==> flow/design.v <==
module Cordic #(parameter MODE = 0, STAGES = 8, WIDTH = 16, PHASE_WIDTH = 19)(
input wire                        in_clk,
input wire                        in_rst,
input wire                        in_enable,
input wire    [WIDTH-1:0]         in_x,
input wire    [WIDTH-1:0]         in_y,
input wire    [PHASE_WIDTH-1:0]   in_phase,
output wire                       out_valid,
output wire   [PHASE_WIDTH-1:0]   out_phase,
output wire   [WIDTH-1:0]         out_x,
output wire   [WIDTH-1:0]         out_y
);
localparam	ROTATIONAL = 0, 
			VECTORING  = 1;
wire signed   [WIDTH:0]         xn [STAGES:0];
wire signed   [WIDTH:0]         yn [STAGES:0];
wire signed   [PHASE_WIDTH-1:0]   zn [STAGES:0];
reg signed  [WIDTH:0]         xn_reg [STAGES:0];
reg signed  [WIDTH:0]         yn_reg [STAGES:0];
reg signed  [PHASE_WIDTH-1:0]   zn_reg [STAGES:0];
reg start;
generate
	if(MODE == ROTATIONAL) begin
reg [WIDTH-1:0] temp_x, temp_y;
reg [PHASE_WIDTH-1:0] temp_z;
always @ (posedge in_clk or negedge in_rst) 
begin
 if(!in_rst) begin
	temp_x <= 'b0;
	temp_y <= 'b0;
	temp_z <= 'b0; 
 end else if (start) begin
	temp_x <= in_x;
	temp_y <= in_y;
	temp_z <= in_phase;
	end
end
wire [PHASE_WIDTH-1:0] half_pi = 19'h19220;
wire [PHASE_WIDTH-1:0] z_limit = 19'h1b333;
reg [WIDTH-1:0] adjusted_x, adjusted_y;
reg [PHASE_WIDTH-1:0] adjusted_z;
always @ (*) 
begin
	if(temp_z[PHASE_WIDTH-1] == 1'b0 && temp_z > z_limit) begin
		adjusted_x = ~temp_y + 'b1;
		adjusted_y = temp_x;
		adjusted_z = temp_z - half_pi;
	end 
	else if(temp_z[PHASE_WIDTH-1] == 1'b1 && (~temp_z+19'b1) > z_limit) begin
		adjusted_x = temp_y;
		adjusted_y = ~temp_x + 'b1;
		adjusted_z = temp_z + half_pi;
	end 
	else begin
		adjusted_x = temp_x;
		adjusted_y = temp_y;
		adjusted_z = temp_z;
	end
end
assign xn[0] = {adjusted_x[WIDTH-1], adjusted_x};
assign yn[0] = {adjusted_y[WIDTH-1], adjusted_y};
assign zn[0] = adjusted_z;
end else if(MODE == VECTORING) begin
assign xn[0] = {in_x[WIDTH-1], in_x};
assign yn[0] = {in_y[WIDTH-1], in_y};
assign zn[0] = 'b0;
end
endgenerate
generate 
genvar i;
	if(MODE == ROTATIONAL) begin
for(i=0; i<STAGES; i=i+1) begin
  assign xn[i+1] = (zn_reg[i][PHASE_WIDTH-1] == 1'b0) ? xn_reg[i]-(yn_reg[i]>>>i)   : xn_reg[i]+(yn_reg[i]>>>i);
  assign yn[i+1] = (zn_reg[i][PHASE_WIDTH-1] == 1'b0) ? yn_reg[i]+(xn_reg[i]>>>i)   : yn_reg[i]-(xn_reg[i]>>>i);
  assign zn[i+1] = (zn_reg[i][PHASE_WIDTH-1] == 1'b0) ? zn_reg[i]-arctangent(i) : zn_reg[i]+arctangent(i);
end
end else if(MODE == VECTORING) begin
for(i=0; i<STAGES; i=i+1) begin
  assign xn[i+1] = (yn_reg[i][WIDTH] == 1'b1) ? xn_reg[i]-(yn_reg[i]>>>i)   : xn_reg[i]+(yn_reg[i]>>>i);
  assign yn[i+1] = (yn_reg[i][WIDTH] == 1'b1) ? yn_reg[i]+(xn_reg[i]>>>i)   : yn_reg[i]-(xn_reg[i]>>>i);
  assign zn[i+1] = (yn_reg[i][WIDTH] == 1'b1) ? zn_reg[i]-arctangent(i) : zn_reg[i]+arctangent(i);
end
end
endgenerate
always @ (posedge in_clk or negedge in_rst)
	if(!in_rst)
		start <= 1'b0;
	else
		start <= in_enable;
reg [STAGES+2:0] valid_reg;	
for(i=0; i<=STAGES; i=i+1) begin
  always @ (posedge in_clk or negedge in_rst)
    if(!in_rst)begin
      xn_reg[i] <= 'b0;
      yn_reg[i] <= 'b0;
      zn_reg[i] <= 'b0;    
    end
    else if(valid_reg[i+1]) begin
      xn_reg[i] <= xn[i];
      yn_reg[i] <= yn[i];
      zn_reg[i] <= zn[i];
    end
end
wire signed [15:0] k = 18'h009B7;
wire signed [31:0] scaled_x = xn_reg[STAGES] * k;
wire signed [31:0] scaled_y = yn_reg[STAGES] * k;
assign out_x = scaled_x[27:12];
assign out_y = scaled_y[27:12];
assign out_phase = zn_reg[STAGES];
always@(posedge in_clk or negedge in_rst)
begin
  if(!in_rst)
    valid_reg <= 'b0;
  else
    valid_reg <= {valid_reg[STAGES+1:0], in_enable};
end
assign out_valid = valid_reg[STAGES+2];
function [18:0] arctangent;
  input [3:0] i;
  begin
    case (i)
    0 : arctangent = 19'b000_1100100100001111;  
    1 : arctangent = 19'b000_0111011010110001;  
    2 : arctangent = 19'b000_0011111010110110;  
    3 : arctangent = 19'b000_0001111111010101;  
    4 : arctangent = 19'b000_0000111111111010;  
    5 : arctangent = 19'b000_0000011111111111;  
    6 : arctangent = 19'b000_0000001111111111;  
    7 : arctangent = 19'b000_0000000111111111;  
    8 : arctangent = 19'b000_0000000011111111;  
    9 : arctangent = 19'b000_0000000001111111;  
    10: arctangent = 19'b000_0000000000111111;  
    11: arctangent = 19'b000_0000000000011111;  
    12: arctangent = 19'b000_0000000000001111;  
    13: arctangent = 19'b000_0000000000000111;  
    14: arctangent = 19'b000_0000000000000011;  
    15: arctangent = 19'b000_0000000000000001;  
    default: arctangent = 19'b000_0000000000000000;  
    endcase
  end
endfunction
endmodule
# Step by step through the tools: Cordic

What the tools print for Cordic, step after step.
Lines are those of the file above, counted from 1.
Operators carry their Yosys type and port widths (W data, S select, Z words).
Cell names lack the library's common part.
The mark - stands for no value.

Top: Cordic
Clock port: in_clk
Library: sky130hd
Corner: tt_025C_1v80

# Word-level counts

Counts by Yosys on the flattened word-level netlist (proc, flatten, opt, wreduce). Print and check cells are left out. Cells with the same type and inputs are merged into one.

Add/sub/neg operators: 52
Multiply operators: 2
Order comparisons: 2
Muxes and demuxes: 30
Bitwise logic cells: 4
Reduce/logical cells: 2

Operator list:

| cell                     | number |
| $mul A17 B13 Y28 const B | 2 |
| $mux W17                 | 16 |
| $mux W19                 | 10 |
| $mux W16                 | 4 |
| $gt A19 B17 Y1 const B   | 2 |
| $sub A16 B16 Y17         | 2 |
| $add A17 B10 Y17         | 2 |
| $sub A17 B10 Y17         | 2 |
| $add A17 B11 Y17         | 2 |
| $sub A17 B11 Y17         | 2 |
| $add A17 B12 Y17         | 2 |
| $sub A17 B12 Y17         | 2 |
| $add A17 B13 Y17         | 2 |
| $sub A17 B13 Y17         | 2 |
| $add A17 B14 Y17         | 2 |
| $sub A17 B14 Y17         | 2 |
| $add A17 B15 Y17         | 2 |
| $sub A17 B15 Y17         | 2 |
| $add A17 B16 Y17         | 2 |
| $sub A17 B16 Y17         | 2 |
| $add A16 B1 Y16 const B  | 2 |
| $not A16 Y16             | 2 |
| $add A19 B1 Y19 const B  | 1 |
| $add A19 B10 Y19 const B | 1 |
| $sub A19 B10 Y19 const B | 1 |
| $add A19 B11 Y19 const B | 1 |
| $sub A19 B11 Y19 const B | 1 |
| $add A19 B12 Y19 const B | 1 |

Other operator kinds: 17; their cells: 18.

Register bits: 538
Input port bits: 54
Output and inout port bits: 52

# Depth

Longest topological path by Yosys (ltp), each cell counted once; first at word level (registers and memories cut), then after technology mapping (sequential cells cut; the memories' decode and read muxes count).

Depth after elaboration: 6
ABC_AREA: 0
Gate-level depth with buffers: 21
Gate-level depth less buffers: 20

# Synthesis result

The flow's flattened synthesis, as Yosys stat reports it; memories are mapped. The netlist is that of the ABC_AREA named above (0 if unset); the other value can give another one.
The area totals of this step are shown rounded.

Cell types:

| type     | number | total area (um^2) |
| dfrtp_1  | 536    | 1.34E+04 |
| ha_1     | 599    | 7.49E+03 |
| fa_1     | 198    | 3.96E+03 |
| mux2_2   | 305    | 3.43E+03 |
| xnor2_1  | 351    | 3.07E+03 |
| inv_1    | 557    | 2.09E+03 |
| a21oi_1  | 411    | 2.06E+03 |
| xor2_1   | 169    | 1480.17 |
| nor2_1   | 363    | 1.36E+03 |
| o21ai_0  | 263    | 1.32E+03 |
| nand2_1  | 315    | 1.18E+03 |
| a21o_1   | 125    | 938.4 |
| nor3_1   | 164    | 820.787 |
| clkbuf_1 | 137    | 514.243 |
| mux2i_1  | 51     | 510.49 |
| nand3_1  | 97     | 485.466 |
| a211oi_1 | 61     | 457.939 |
| or3_1    | 72     | 450.432 |

Not listed: further types 64, cells in them 793.

Mapped cells: 5567
Cell area after synthesis: 51000 um^2
Flip-flop cells: 536
Buffer cells: 202

# Worst setup path after synthesis

Source: OpenSTA report_checks on the synthesized netlist (no wires, ideal clock, input and output delay 20% of the period each), path of least setup slack; recovery checks are left aside. Register names are those of the netlist, which keeps one name where synthesis merged equal registers.

Kind: flip-flop to output port
From: register xn_reg[8][7]
To: output out_x[15]
Period: 9.0 ns
Time at the first pin: 0.000 ns
Arrival: 5.922 ns
Data required time: 7.200 ns
Slack: 1.278 ns
Delay of the path: 5.922 ns
Driving pins on the path: 22
Path buffers: 1
Synthesis period reached: 7.722 ns

"delay of the path" = arrival - input delay + setup time.
At an output port there is no setup time.
"driving pins on the path" counts driving pins, that of a launching flip-flop among them; a cell with two outputs on the path counts twice.
"synthesis period reached" is the clock period less the worst setup slack; recovery checks do not enter. This is arithmetic on one report: input and output delays are still those of the set period (20% each).
Between the ends stands the longest chain of elaborated cells between them, by number of cells; it is not shown to be the way that was timed. Of several equally long chains one is given.
A line is the first line of the expression or statement that the cell stems from. Yosys adds cells for indexed reads and writes and turns some case tables into memories.

Cells stage by stage: dfrtp_1 > ha_1 > inv_1 > fa_1 > fa_1 > inv_1 > fa_1 > inv_1 > fa_1 > inv_1 > ha_1 > a2111oi_2 > o21ai_1 > o21a_1 > a311o_1 > o31a_1 > and4_1 > or4_4 > a41o_1 > o41ai_2 > xor2_1 > buf_4
Length of the longest elaborated chain: 1
Elaborated cells on any way between the ends: 1
RTL lines with such cells: 1
Classes of those cells: mul: 1

RTL lines, path post-synthesis:

| element          | RTL line | text |
| start, declared  | 18       | `reg signed  [WIDTH:0]         xn_reg [STAGES:0];` |
| start, assigned  | 94       | `xn_reg[i] <= 'b0;` |
| start, assigned  | 99       | `xn_reg[i] <= xn[i];` |
| $mul A17 B13 Y28 | 105      | `wire signed [31:0] scaled_x = xn_reg[STAGES] * k;` |
| end, declared    | 10       | `output wire   [WIDTH-1:0]         out_x,` |

Nets of the timed path that keep an RTL name, with a line that drives or declares them; the list need not be complete.

Nets with RTL names, path post-synthesis:

| net          | RTL line |
| scaled_x[27] | 105 |

# Timing after layout

Path of least setup slack in the final report of run 1 (OpenROAD, finished layout, wires in). Where an end is a register, its clock arrival counts in the times.

Kind: flip-flop to output port
From: register xn_reg[8][7]
To: output out_x[15]
Period: 6.36 ns
Time at the first pin: 0.65 ns
Arrival: 6.87 ns
Data required time: 5.09 ns
Slack: -1.78 ns
Driving pins on the path: 24
Path buffers: 3

Between the ends stands the longest chain of elaborated cells between them, by number of cells; it is not shown to be the way that was timed. Of several equally long chains one is given.

Cells stage by stage: dfrtp_2 > ha_4 > inv_2 > fa_2 > fa_1 > inv_1 > fa_1 > inv_2 > fa_2 > inv_2 > ha_4 > a2111oi_4 > o21ai_1 > o21a_1 > a311o_1 > o31a_1 > and4_1 > or4_4 > a41o_4 > buf_6 > o41ai_4 > xor2_1 > buf_4 > buf_6
Length of the longest elaborated chain: 1
Elaborated cells on any way between the ends: 1
RTL lines with such cells: 1
Classes of those cells: mul: 1

RTL lines, path post-layout:

| element          | RTL line | text |
| start, declared  | 18       | `reg signed  [WIDTH:0]         xn_reg [STAGES:0];` |
| start, assigned  | 94       | `xn_reg[i] <= 'b0;` |
| start, assigned  | 99       | `xn_reg[i] <= xn[i];` |
| $mul A17 B13 Y28 | 105      | `wire signed [31:0] scaled_x = xn_reg[STAGES] * k;` |
| end, declared    | 10       | `output wire   [WIDTH-1:0]         out_x,` |

Nets of the timed path that keep an RTL name, with a line that drives or declares them; the list need not be complete.

Nets with RTL names, path post-layout:

| net          | RTL line |
| scaled_x[27] | 105 |

==> results <==
Top module Cordic; platform sky130hd; tools Yosys and OpenROAD; 4 stored runs in no particular order. Input and output delays are each 20% of the period that was set; the output load is 0.01 pF.
Values from the reports are rounded here.
Settings: . = not set for that run.
Results: . = not shown.

| setting or result                         | run 1 | run 2  | run 3 | run 4 |
| CAP_MARGIN                                | 0     | 20     | 5     | 0     |
| CELL_PAD_IN_SITES_DETAIL_PLACEMENT        | 0     | .      | .     | 1     |
| CORE_UTILIZATION                          | 64    | 40     | 71    | 64    |
| CTS_CLUSTER_DIAMETER                      | 203   | .      | 120   | 203   |
| GPL_TIMING_DRIVEN                         | 0     | .      | 1     | 1     |
| MAX_ROUTING_LAYER                         | met4  | .      | .     | met5  |
| MIN_ROUTING_LAYER                         | met2  | .      | met1  | met2  |
| PLACE_DENSITY_LB_ADDON                    | 0.09  | .      | .     | 0.09  |
| SETUP_SLACK_MARGIN                        | 1.43  | .      | .     | 1.43  |
| SLEW_MARGIN                               | 40    | 20     | 20    | 40    |
| TNS_END_PERCENT                           | 40    | .      | .     | 25    |
| period_ns                                 | 6.36  | 8.77   | 15.4  | 6.36  |
| CORE_MARGIN                               | 2     | 2      | 7     | 2     |
| CORE_ASPECT_RATIO                         | .     | .      | 1.33  | 1.1   |
| CTS_CLUSTER_SIZE                          | .     | .      | 57    | .     |
| HOLD_SLACK_MARGIN                         | .     | .      | 0.21  | .     |
| PLACE_DENSITY                             | .     | .      | 0.64  | .     |
| CELL_PAD_IN_SITES_GLOBAL_PLACEMENT        | .     | .      | .     | 2     |
| area of the die (um^2)                    | 82000 | 130000 | 79000 | .     |
| utilization in the final report (%)       | 71    | 44     | 74    | .     |
| smallest setup slack (ns)                 | -1.8  | 0.25   | 4.9   | .     |
| total negative slack on setup checks (ns) | -26   | 0.000  | 0.000 | .     |
| Yosys chip area after synthesis (um^2)    | 51000 | 51000  | 51000 | .     |

Run 4: did not finish, placement stopped with FLW-0024
